==> flow/design.v <==
module pmi_ram_dp #(
  parameter pmi_wr_addr_depth = 256,
  parameter pmi_wr_addr_width = 8,
  parameter pmi_wr_data_width = 8,
  parameter pmi_rd_addr_depth = 256,
  parameter pmi_rd_addr_width = 8,
  parameter pmi_rd_data_width = 8,
  parameter pmi_regmode       = "reg",
  parameter pmi_resetmode     = "async",
  parameter pmi_family        = "common"
) (
  input  [pmi_wr_data_width-1:0] Data,
  input  [pmi_wr_addr_width-1:0] WrAddress,
  input  [pmi_rd_addr_width-1:0] RdAddress,
  input                          WrClock,
  input                          RdClock,
  input                          WrClockEn,
  input                          RdClockEn,
  input                          WE,
  input                          Reset,
  output reg [pmi_rd_data_width-1:0] Q
);
  localparam AW = $clog2(pmi_wr_addr_depth);
  reg [pmi_wr_data_width-1:0] mem [0:pmi_wr_addr_depth-1];
  reg [AW-1:0] rd_addr_q;
  always @(posedge WrClock)
    if (WrClockEn && WE)
      mem[WrAddress[AW-1:0]] <= Data;
  always @(posedge RdClock or posedge Reset)
    if (Reset) begin
      rd_addr_q <= 'd0;
      Q         <= 'd0;
    end else if (RdClockEn) begin
      rd_addr_q <= RdAddress[AW-1:0];
      Q         <= mem[rd_addr_q];
    end
endmodule
module pmi_mult #(
  parameter pmi_dataa_width         = 16,
  parameter pmi_datab_width         = 16,
  parameter pmi_sign                = "on",
  parameter pmi_additional_pipeline = 1,
  parameter pmi_input_reg           = "on",
  parameter pmi_output_reg          = "on",
  parameter pmi_family              = "common",
  parameter pmi_implementation      = "DSP"
) (
  input  [pmi_dataa_width-1:0] DataA,
  input  [pmi_datab_width-1:0] DataB,
  input                        Clock,
  input                        ClkEn,
  input                        Aclr,
  output reg [pmi_dataa_width+pmi_datab_width-1:0] Result
);
  reg [pmi_dataa_width-1:0] a_q;
  reg [pmi_datab_width-1:0] b_q;
  reg [pmi_dataa_width+pmi_datab_width-1:0] p_q;
  reg [pmi_dataa_width+pmi_datab_width-1:0] p_q2;
  always @(posedge Clock or posedge Aclr)
    if (Aclr) begin
      a_q    <= 'd0;
      b_q    <= 'd0;
      p_q    <= 'd0;
      p_q2   <= 'd0;
      Result <= 'd0;
    end else if (ClkEn) begin
      a_q    <= DataA;
      b_q    <= DataB;
      p_q    <= $signed(a_q) * $signed(b_q);
      p_q2   <= p_q;
      Result <= p_q2;
    end
endmodule
`timescale 1ns / 1ps
module Wienerfilter#(
    parameter WIDTH    = 16,
    parameter COL_NUM  = 128, 
    parameter ROW_NUM  = 2,
    localparam ADDR_DEP  =  COL_NUM * ROW_NUM,
    localparam ADDR_WID  =  $clog2(ADDR_DEP) + 'd1,
    localparam Serial_COL  =  $clog2(COL_NUM) + 'd1,
    localparam Serial_ROW  =  $clog2(ROW_NUM) + 'd1
)
(
input clk,
input rst,
input start,
input [ADDR_WID-1:0]wr_addr,
input ram_wr_en,
input [WIDTH-1:0]ram_data_in,
input  wire[7:0]rd_wiener,
input [1:0]rd_bank,
input      rd_para,
input [Serial_COL-1:0]wr_data_addr,
input ram_wr_data_en,
input [WIDTH-1:0]ram_data_wr_in,
output [WIDTH*2-1:0]DSP_ADD_DATA_o,
output reg[WIDTH*4-1:0]Wiener_data,
output reg Wiener_data_v,
output finish_cal_o,
output wire [WIDTH/2-1:0]ram_data_out_o,
output data_wr_v_o
) ;
localparam INIT      = 0,
           START     = 1, 
           READ_DATA = 2,
           WAIT_READ = 3,
           MULT_CAL  = 4,
           WAIT_CAL  = 5,
           ADD_CAL   = 6,
           DET       = 7, 
           FINISH    = 8;
reg [6:0]STATE;
reg [Serial_COL - 1:0 ]COL_cnt;
reg [Serial_ROW - 1:0 ]ROW_cnt;
reg [ADDR_WID-1:0]rd_ad_para;
reg [ADDR_WID-1:0]rd_addr;
always@(*) begin 
  rd_ad_para = rd_para? {rd_bank,rd_wiener[5:0]}:rd_addr;
end
wire [WIDTH/2-1:0]ram_data_out;
assign ram_data_out_o=ram_data_out;
wire [WIDTH-1:0]ram_data_data_out;
pmi_ram_dp
#(
  .pmi_wr_addr_depth    (ADDR_DEP ),  
  .pmi_wr_addr_width    (ADDR_WID ),  
  .pmi_wr_data_width    (WIDTH/2 ),  
  .pmi_rd_addr_depth    (ADDR_DEP ),  
  .pmi_rd_addr_width    (ADDR_WID ),  
  .pmi_rd_data_width    (WIDTH/2 ),  
  .pmi_regmode          ( "reg" ),  
  .pmi_resetmode        ("async" ),  
  .pmi_family           ("common" )   
) pmi_ram_dp_inst (
  .Data      (ram_data_in ),   
  .WrAddress (wr_addr ),   
  .RdAddress (rd_ad_para), 
  .WrClock   (clk   ),   
  .RdClock   (clk   ),   
  .WrClockEn (1 ),   
  .RdClockEn (1 ),   
  .WE        (ram_wr_en), 
  .Reset     (rst),   
  .Q         (ram_data_out )    
);
pmi_ram_dp
#(
  .pmi_wr_addr_depth    (COL_NUM ),  
  .pmi_wr_addr_width    (Serial_COL ),  
  .pmi_wr_data_width    (WIDTH ),  
  .pmi_rd_addr_depth    (COL_NUM ),  
  .pmi_rd_addr_width    (Serial_COL ),  
  .pmi_rd_data_width    (WIDTH ),  
  .pmi_regmode          ( "reg" ),  
  .pmi_resetmode        ("async" ),  
  .pmi_family           ("common" )   
) pmi_ram_dp_inst_data (
  .Data      (ram_data_wr_in ),   
  .WrAddress (wr_data_addr ),   
  .RdAddress (COL_cnt ),   
  .WrClock   (clk   ),   
  .RdClock   (clk   ),   
  .WrClockEn (1 ),   
  .RdClockEn (1 ),   
  .WE        (ram_wr_data_en), 
  .Reset     (rst),   
  .Q         (ram_data_data_out )    
);
reg finish_cal;
reg [WIDTH*2-1:0]DSP_ADD_DATA;
wire [WIDTH*2-1:0]result;
reg start_mult,start_mult_d,start_mult_dd;
reg data_wr_v;
always@(posedge clk or posedge rst) begin 
 if(rst) begin 
    STATE <= INIT;
    ROW_cnt <= 'd0;
    COL_cnt <= 'd0;
    start_mult <= 'd0;
    finish_cal <= 'd0;
    DSP_ADD_DATA <= 'd0;
    data_wr_v <='d0;
 end
 else begin 
   case(STATE) 
   INIT      :begin
    ROW_cnt <= 'd0;
    COL_cnt <= 'd0;  
    start_mult <= 'd0;
    finish_cal <= 'd0;
    DSP_ADD_DATA <= 'd0;
    data_wr_v <='d0;
    if(start) begin
        STATE <= START;
     end
    else      begin
        STATE <= INIT;
     end
        end
   START     :begin  
       STATE <= READ_DATA;
       start_mult <= 'd0;
       DSP_ADD_DATA <= DSP_ADD_DATA;
       data_wr_v <='d0;
        end
   READ_DATA :begin  
       STATE <= WAIT_READ;
       start_mult <= 'd0;
        end
   WAIT_READ :begin  
       STATE <= MULT_CAL;  
       start_mult <= 'd1;
        end
   MULT_CAL  :begin  
    STATE <= WAIT_CAL;  
    start_mult <= 'd0;
        end
   WAIT_CAL  :begin  
      if(start_mult_dd) begin STATE <= ADD_CAL;  end
      else begin STATE <= WAIT_CAL;  end
        end
   ADD_CAL :begin 
     if(COL_cnt <  COL_NUM - 'd1) begin
        COL_cnt <= COL_cnt + 'd1;
        STATE   <= START;
        data_wr_v <='d0;
        DSP_ADD_DATA <= DSP_ADD_DATA + result;
      end
     else begin
        COL_cnt <= 0;
        STATE   <= DET;
        data_wr_v <='d1;
        DSP_ADD_DATA <= DSP_ADD_DATA+ result;
      end 
   end    
   DET       :begin  
     DSP_ADD_DATA <= 'd0;
     data_wr_v <='d0;
     if(ROW_cnt <  ROW_NUM - 'd1) begin
        ROW_cnt <= ROW_cnt + 'd1;
        STATE   <= START;
        finish_cal <= 'd0;
      end
     else begin 
        ROW_cnt <= 'd0;
        STATE   <= FINISH;
        finish_cal <= 'd1;
     end
        end
   FINISH    :begin  
    data_wr_v <='d0;
    DSP_ADD_DATA <= 'd0;
    finish_cal <= 'd0;
    STATE   <= INIT;
        end
   endcase
 end
end
assign finish_cal_o = finish_cal;
assign DSP_ADD_DATA_o = DSP_ADD_DATA;
always@(posedge clk or posedge rst) begin 
    if(rst) begin 
        start_mult_d<= 'd0;
        start_mult_dd<= 'd0;
    end
    else begin 
        start_mult_d <= start_mult;
        start_mult_dd<= start_mult_d;
    end
   end
   always@(*) begin 
case(ROW_cnt) 
  'd0: rd_addr =  COL_cnt  ;
  'd1: rd_addr =  COL_NUM + COL_cnt ;
  'd2: rd_addr = {COL_NUM,1'd0 } + COL_cnt ;
  'd3: rd_addr = {COL_NUM,1'd0 } + COL_cnt + COL_NUM ;
endcase
   end
wire [WIDTH-1:0]data_in0,data_in1;
assign data_in0 = {{8{ram_data_out[WIDTH/2-1]}},ram_data_out};
 assign data_in1 = ram_data_data_out;
   pmi_mult
   #(
     .pmi_dataa_width         (WIDTH),  
     .pmi_datab_width         (WIDTH ),  
     .pmi_sign                ("on" ),  
     .pmi_additional_pipeline (1 ),  
     .pmi_input_reg           ( "on" ),  
     .pmi_output_reg          ( "on" ),  
     .pmi_family              ("common"  ),  
     .pmi_implementation      ("DSP" )   
   ) pmi_mult_dsp (
     .DataA  (data_in0 ),   
     .DataB  (data_in1 ),   
     .Clock  (clk ),   
     .ClkEn  (1 ),   
     .Aclr   (rst ),   
     .Result (result )    
   );
assign data_wr_v_o = data_wr_v;
always@(posedge clk or posedge rst)
 begin 
   if(rst) begin 
    Wiener_data  <='d0;
    Wiener_data_v<='d0;
   end
   else begin
case(ROW_cnt)
 'd0:begin if(data_wr_v) begin Wiener_data[WIDTH*1-1:WIDTH*0] <= DSP_ADD_DATA[15:0];  Wiener_data_v<='d0; end else begin Wiener_data <= Wiener_data; Wiener_data_v<='d0; end end
 'd1:begin if(data_wr_v) begin Wiener_data[WIDTH*2-1:WIDTH*1] <= DSP_ADD_DATA[15:0];  Wiener_data_v<='d0; end else begin Wiener_data <= Wiener_data; Wiener_data_v<='d0; end end
 'd2:begin if(data_wr_v) begin Wiener_data[WIDTH*3-1:WIDTH*2] <= DSP_ADD_DATA[23:8];  Wiener_data_v<='d0; end else begin Wiener_data <= Wiener_data; Wiener_data_v<='d0; end end
 'd3:begin if(data_wr_v) begin Wiener_data[WIDTH*4-1:WIDTH*3] <= DSP_ADD_DATA[23:8];  Wiener_data_v<='d1; end else begin Wiener_data <= Wiener_data; Wiener_data_v<='d0; end end
endcase 
    end
 end
endmodule
==> From RTL to reports: Wienerfilter <==
What the tools print for Wienerfilter, step after step.
Line numbers count from 1 in the design file above.
Cell names lack the library's common part.
{ "inputs": {"top": "Wienerfilter", "clock_port": "clk", "cell_library": "sky130hd", "pvt_corner": "tt_025C_1v80"} }

==> Elaborated design <==
Yosys after proc, flatten, opt, wreduce and memory -nomap, before mapping. Memory bits, and registers merged into a memory's read port (data or address), are not among the register bits. Print and check cells are not counted. Equal cells are merged and count once.
Yosys's memory passes give these memory sizes; they may raise the number of words (mostly to a power of two), join words into wider ones and drop unused or constant bits.
{ "bits": {"inputBits": 65, "output_inout_bits": 107, "ram_bits": 4096, "word_cells": 86, "clocked_rd_ports_x_width": 24, "reg_bits": 254, "memories": 2} }
{ "classes": {"addsub": 6, "reduce_and_logical": 18, "cmp": 2, "muxes": 25, "n_mul": 1, "eq_ne": 11} }
{ "memory_table": {"columns": ["name", "size", "width", "rd", "write_ports", "line_no", "rtl"], "rows": [
  ["pmi_ram_dp_inst.mem", 256, 8, 1, 1, 24, "reg [pmi_wr_data_width-1:0] mem [0:pmi_wr_addr_depth-1];"],
  ["pmi_ram_dp_inst_data.mem", 128, 16, 1, 1, 24, null]
]} }
{ "ops": {"columns": ["op", "n"], "rows": [
  ["multiplier 8 x 16 -> 24 bit", 1],
  ["case mux 32 bit (select 2 bit)", 1],
  ["case mux 7 bit (select 9 bit)", 1],
  ["adder 32 bit", 1],
  ["case mux 8 bit (select 4 bit)", 1],
  ["two-way mux 8 bit", 4],
  ["equality test 7 x 3 -> 1 bit (second input constant)", 4],
  ["case mux 8 bit (select 2 bit)", 1],
  ["two-way mux 16 bit", 1],
  ["equality test 7 x 2 -> 1 bit (second input constant)", 2],
  ["nonzero test 2 bit", 6],
  ["nonzero test 9 bit", 1],
  ["adder 1 x 8 -> 8 bit (first input constant)", 1],
  ["AND reduction 2 bit", 4],
  ["OR reduction 4 bit", 2],
  ["adder 8 x 1 -> 8 bit (second input constant)", 1],
  ["< comparator 8 x 7 -> 1 bit (second input constant)", 1],
  ["adder 8 bit (first input constant)", 1],
  ["adder 8 bit (second input constant)", 1],
  ["case mux 1 bit (select 2 bit)", 4],
  ["equality test 7 x 1 -> 1 bit (second input constant)", 1],
  ["equality test 7 x 4 -> 1 bit (second input constant)", 1],
  ["zero test 7 bit", 1],
  ["two-way mux 7 bit", 1],
  ["OR reduction 3 bit", 2],
  ["two-way mux 1 bit", 6],
  ["equality test 2 bit (second input constant)", 2],
  ["case mux 2 bit (select 2 bit)", 1]
]} }
Not listed: further kinds 8, cells in them 9.

==> Longest topological paths <==
Depth = most cells in a row (Yosys ltp): at word level without a register or memory, in the mapped netlist without a sequential cell, where the memories' decode and read muxes count.
{ "logic_depth": {"word_depth": 4, "abc_area": 0, "depth_mapped": 19, "depth_no_buf": 18} }

==> Mapped cells and area <==
Yosys stat after the flow's synthesis: flattened, memories mapped to cells. It holds for the ABC_AREA given above (unset counts as 0); a run with the other value may have another netlist.
Totals and module areas in this step are rounded.
{ "by_type": {"columns": ["cell", "n", "area_total_um2"], "rows": [
  ["edfxtp_1", 4096, 1.23E+05],
  ["mux4_2", 1352, 3.04E+04],
  ["dfrtp_1", 255, 6381.12],
  ["fa_1", 104, 2.08E+03],
  ["nor2_1", 454, 1.7E+03],
  ["ha_1", 82, 1.03E+03],
  ["mux2_2", 87, 979.69],
  ["clkbuf_1", 246, 923.386],
  ["and2_1", 95, 594.32],
  ["inv_1", 150, 563.04],
  ["nand2_1", 103, 386.621],
  ["buf_1", 78, 292.781],
  ["xnor2_1", 32, 280.269],
  ["buf_2", 53, 265.254],
  ["a21oi_1", 47, 235.226],
  ["o21ai_0", 43, 215.206],
  ["a21o_1", 26, 195.187],
  ["nand3_1", 35, 175.168]
]} }
Not listed: further types 45, cells in them 192.
{ "synth_totals": {"mapped_area_um2": 171000, "stdcells": 7530, "ffs": 4352, "buf_cells": 379, "seqArea_um2": 129000} }
By module: a second synthesis without flattening, with its own total; a netlist apart from the flattened one above.
{ "hier_totals": {"cells_unflattened": 9712, "hier_area_um2": 181000} }
Each row is one instance without its submodules.
{ "modules": {"columns": ["module", "n_cells", "area_um2", "instances", "mod_seq_area_um2"], "rows": [
  ["pmi_ram_dp", 3912, 80300, 1, 61900],
  ["pmi_ram_dp", 3843, 80100, 1, 62100],
  ["pmi_mult", 1356, 14500, 1, 3200],
  ["Wienerfilter", 601, 6510, 1, 3030]
]} }

==> Worst setup path after synthesis <==
OpenSTA on the mapped netlist: ideal clock, no wires. The path of least setup slack (recovery checks aside). Input and output delay are each 20% of the period. Register names are those of the netlist, which keeps one name where synthesis merged equal registers.
{ "synth_timing": {"kind": "register to register", "startpoint": "register pmi_mult_dsp.a_q[7]", "endpoint": "register pmi_mult_dsp.p_q[30]", "delay_ns": 4.764, "setup_ns": 0.125, "launch_ns": 0.000, "arrival_time_ns": 4.639, "tclk_ns": 5.6, "required_ns": 5.475, "setup_slack_ns": 0.836, "driving_pins": 17, "path_buffers": 1, "period_less_setup_slack_ns": 4.764} }
"delay_ns" = arrival - input delay + setup time.
"driving_pins": output pins that drive a net of the path, with the launching flip-flop's if there is one; two outputs of one cell count as two.
"period_less_setup_slack_ns" = period - worst setup slack (recovery checks aside). The figure is calculated, with input and output delays left at 20% of the set period.
The rows between start and end are the longest chain of elaborated cells between them; the timing report does not say that the signal goes this way. Where chains are equally long, one stands for them.
A line is the first line of the expression or statement that the cell stems from. Yosys adds cells for indexed reads and writes and turns some case tables into memories.
{ "synth_via": {"cell_sequence": "dfrtp_1 -> inv_1 -> buf_1 -> nor2_1 -> fa_1 -> fa_1 -> fa_1 -> inv_1 -> fa_1 -> inv_1 -> ha_1 -> o2111a_1 -> a21o_1 -> o41ai_1 -> o21ai_0 -> a31oi_1 -> xnor2_1", "elab_chain_cells": 1, "cone_cells": 1, "lines_between": 1, "cone_classes": "mul (1)"} }
{ "synth_lines": {"columns": ["item", "line_no", "rtl"], "rows": [
  ["start: declaration", 55, "reg [pmi_dataa_width-1:0] a_q;"],
  ["start: assignment", 61, "a_q    <= 'd0;"],
  ["start: assignment", 67, "a_q    <= DataA;"],
  ["multiplier 8 x 16 -> 24 bit", 69, "p_q    <= $signed(a_q) * $signed(b_q);"],
  ["end: assignment", 63, "p_q    <= 'd0;"],
  ["end: assignment", 69, null],
  ["end: declaration", 57, "reg [pmi_dataa_width+pmi_datab_width-1:0] p_q;"]
]} }

==> Timing after layout <==
Path of least setup slack in the final report of run 2 (OpenROAD, finished layout, wires in). Where an end is a register, its clock arrival counts in the times.
{ "layout_timing": {"kind": "register to register", "startpoint": "register pmi_mult_dsp.a_q[2]", "endpoint": "register pmi_mult_dsp.p_q[22]", "arrival_time_ns": 5.83, "driving_pins": 16, "setup_slack_ns": 0.23, "setup_ns": 0.11, "required_ns": 6.06, "tclk_ns": 5.22, "launch_ns": 0.96, "path_buffers": 1} }
The rows between start and end are the longest chain of elaborated cells between them; the timing report does not say that the signal goes this way. Where chains are equally long, one stands for them.
{ "layout_via": {"cell_sequence": "dfrtp_1 -> buf_4 -> and2_1 -> fa_1 -> fa_1 -> fa_1 -> inv_1 -> fa_1 -> inv_1 -> ha_1 -> and2_1 -> a311oi_1 -> o31ai_1 -> a211oi_1 -> a21oi_1 -> xor2_1", "elab_chain_cells": 1, "cone_cells": 1, "lines_between": 1, "cone_classes": "mul (1)"} }
{ "layout_lines": {"columns": ["item", "line_no", "rtl"], "rows": [
  ["start: declaration", 55, "reg [pmi_dataa_width-1:0] a_q;"],
  ["start: assignment", 61, "a_q    <= 'd0;"],
  ["start: assignment", 67, "a_q    <= DataA;"],
  ["multiplier 8 x 16 -> 24 bit", 69, "p_q    <= $signed(a_q) * $signed(b_q);"],
  ["end: assignment", 63, "p_q    <= 'd0;"],
  ["end: assignment", 69, null],
  ["end: declaration", 57, "reg [pmi_dataa_width+pmi_datab_width-1:0] p_q;"]
]} }

# Flow runs of Wienerfilter

Record of 4 stored runs of the RTL-to-layout flow on Wienerfilter, platform sky130hd. The runs are unordered. Constraints: input delay and output delay 20% of the set period each, output load 0.01 pF.
"achieved_clock_period_ns" means the clock period less the worst setup slack. The figure is calculated, with input and output delays left at 20% of the set period.
"worst_path_time_ns" is the time allowed to the run's worst setup path (the clock period less input and output delay, where it has them) less its slack. Clock arrival times count: a late capture clock shortens it, a late launch clock lengthens it.
"total_power_mw" is the tool's figure for a default switching activity; nothing was simulated.
The measured numbers are rounded.

Run 1
==> flow/run.sh <==
#!/bin/bash
# the make line also repeats the synthesis and layout settings of config.mk as NAME=value (left out here)
make -C /OpenROAD-flow-scripts/flow DESIGN_CONFIG=/design/flow/config.mk WORK_HOME=/design/flow/orfs CLKGATE_MAP_FILE= finish
==> flow/config.mk <==
export PLATFORM = sky130hd
export DESIGN_NAME = Wienerfilter
export DESIGN_NICKNAME = Wienerfilter
export VERILOG_FILES = /design/flow/design.v
export SDC_FILE = /design/flow/constraint.sdc
export NUM_CORES = 4
export LEC_CHECK = 0
export ABC_AREA = 1
export CAP_MARGIN = 15
export CELL_PAD_IN_SITES_GLOBAL_PLACEMENT = 2
export CORE_ASPECT_RATIO = 0.51
export CORE_MARGIN = 5
export CORE_UTILIZATION = 63
export CTS_CLUSTER_DIAMETER = 254
export GPL_ROUTABILITY_DRIVEN = 0
export HOLD_SLACK_MARGIN = -0.01
export PLACE_DENSITY_LB_ADDON = 0.0
export SETUP_SLACK_MARGIN = 0.32
export SLEW_MARGIN = 20
export TNS_END_PERCENT = 25
==> flow/constraint.sdc <==
create_clock -name core_clock -period 5.53 [get_ports {clk}]
set_input_delay 1.1060 -clock core_clock [delete_from_list [all_inputs] [get_ports {clk}]]
set_output_delay 1.1060 -clock core_clock [all_outputs]
set_load 0.01 [all_outputs]

==> results of run 1, as JSON <==
{
  "outcome": "unfinished; error FLW-0024 in placement"
}

Run 2
==> flow/run.sh <==
#!/bin/bash
# the make line also repeats the synthesis and layout settings of config.mk as NAME=value (left out here)
make -C /OpenROAD-flow-scripts/flow DESIGN_CONFIG=/design/flow/config.mk WORK_HOME=/design/flow/orfs CLKGATE_MAP_FILE= finish
==> flow/config.mk <==
export PLATFORM = sky130hd
export DESIGN_NAME = Wienerfilter
export DESIGN_NICKNAME = Wienerfilter
export VERILOG_FILES = /design/flow/design.v
export SDC_FILE = /design/flow/constraint.sdc
export NUM_CORES = 4
export LEC_CHECK = 0
export CAP_MARGIN = 20
export CORE_MARGIN = 2
export CORE_UTILIZATION = 61
export SLEW_MARGIN = 20
==> flow/constraint.sdc <==
create_clock -name core_clock -period 5.22 [get_ports {clk}]
set_input_delay 1.0440 -clock core_clock [delete_from_list [all_inputs] [get_ports {clk}]]
set_output_delay 1.0440 -clock core_clock [all_outputs]
set_load 0.01 [all_outputs]

==> results of run 2, as JSON <==
{
  "timing.setup.tns_ns": 0.000,
  "achieved_clock_period_ns": 4.990,
  "finish.utilization_pct": 69.4,
  "worst_path_time_ns": 4.99,
  "worst_path_kind": "register to register",
  "layout_stdcell_area_um2": 194000,
  "total_power_mw": 76.2,
  "die_footprint_um2": 285000,
  "ys_area_um2": 171000,
  "final_hold_ws_ns": 0.347,
  "setup_worst_slack_ns": 0.230
}

Run 3
==> flow/run.sh <==
#!/bin/bash
# the make line also repeats the synthesis and layout settings of config.mk as NAME=value (left out here)
make -C /OpenROAD-flow-scripts/flow DESIGN_CONFIG=/design/flow/config.mk WORK_HOME=/design/flow/orfs CLKGATE_MAP_FILE= finish
==> flow/config.mk <==
export PLATFORM = sky130hd
export DESIGN_NAME = Wienerfilter
export DESIGN_NICKNAME = Wienerfilter
export VERILOG_FILES = /design/flow/design.v
export SDC_FILE = /design/flow/constraint.sdc
export NUM_CORES = 4
export LEC_CHECK = 0
export ABC_AREA = 0
export CAP_MARGIN = 35
export CELL_PAD_IN_SITES_GLOBAL_PLACEMENT = 0
export CORE_MARGIN = 2
export CORE_UTILIZATION = 54
export CTS_CLUSTER_DIAMETER = 26
export HOLD_SLACK_MARGIN = -0.03
export PLACE_DENSITY = 0.93
export SETUP_SLACK_MARGIN = -0.15
export SLEW_MARGIN = 20
export TNS_END_PERCENT = 45
==> flow/constraint.sdc <==
create_clock -name core_clock -period 6.88 [get_ports {clk}]
set_input_delay 1.3760 -clock core_clock [delete_from_list [all_inputs] [get_ports {clk}]]
set_output_delay 1.3760 -clock core_clock [all_outputs]
set_load 0.01 [all_outputs]

==> results of run 3, as JSON <==
{
  "outcome": "unfinished; error GRT-0232 in routing"
}

Run 4
==> flow/run.sh <==
#!/bin/bash
# the make line also repeats the synthesis and layout settings of config.mk as NAME=value (left out here)
make -C /OpenROAD-flow-scripts/flow DESIGN_CONFIG=/design/flow/config.mk WORK_HOME=/design/flow/orfs CLKGATE_MAP_FILE= finish
==> flow/config.mk <==
export PLATFORM = sky130hd
export DESIGN_NAME = Wienerfilter
export DESIGN_NICKNAME = Wienerfilter
export VERILOG_FILES = /design/flow/design.v
export SDC_FILE = /design/flow/constraint.sdc
export NUM_CORES = 4
export LEC_CHECK = 0
export ABC_AREA = 1
export CAP_MARGIN = 35
export CELL_PAD_IN_SITES_GLOBAL_PLACEMENT = 1
export CORE_ASPECT_RATIO = 1.01
export CORE_MARGIN = 5
export CORE_UTILIZATION = 32
export CTS_CLUSTER_DIAMETER = 254
export GPL_ROUTABILITY_DRIVEN = 0
export GPL_TIMING_DRIVEN = 0
export HOLD_SLACK_MARGIN = -0.01
export MAX_ROUTING_LAYER = met4
export PLACE_DENSITY_LB_ADDON = 0.06
export SETUP_SLACK_MARGIN = 0.32
export SLEW_MARGIN = 15
export TNS_END_PERCENT = 65
==> flow/constraint.sdc <==
create_clock -name core_clock -period 3.33 [get_ports {clk}]
set_input_delay 0.6660 -clock core_clock [delete_from_list [all_inputs] [get_ports {clk}]]
set_output_delay 0.6660 -clock core_clock [all_outputs]
set_load 0.01 [all_outputs]

==> results of run 4, as JSON <==
{
  "timing.setup.tns_ns": -12.8,
  "achieved_clock_period_ns": 4.260,
  "finish.utilization_pct": 40.0,
  "worst_path_time_ns": 4.26,
  "worst_path_kind": "register to register",
  "layout_stdcell_area_um2": 222000,
  "total_power_mw": 218,
  "die_footprint_um2": 573000,
  "ys_area_um2": 179000,
  "final_hold_ws_ns": 0.086,
  "setup_worst_slack_ns": -0.930
}
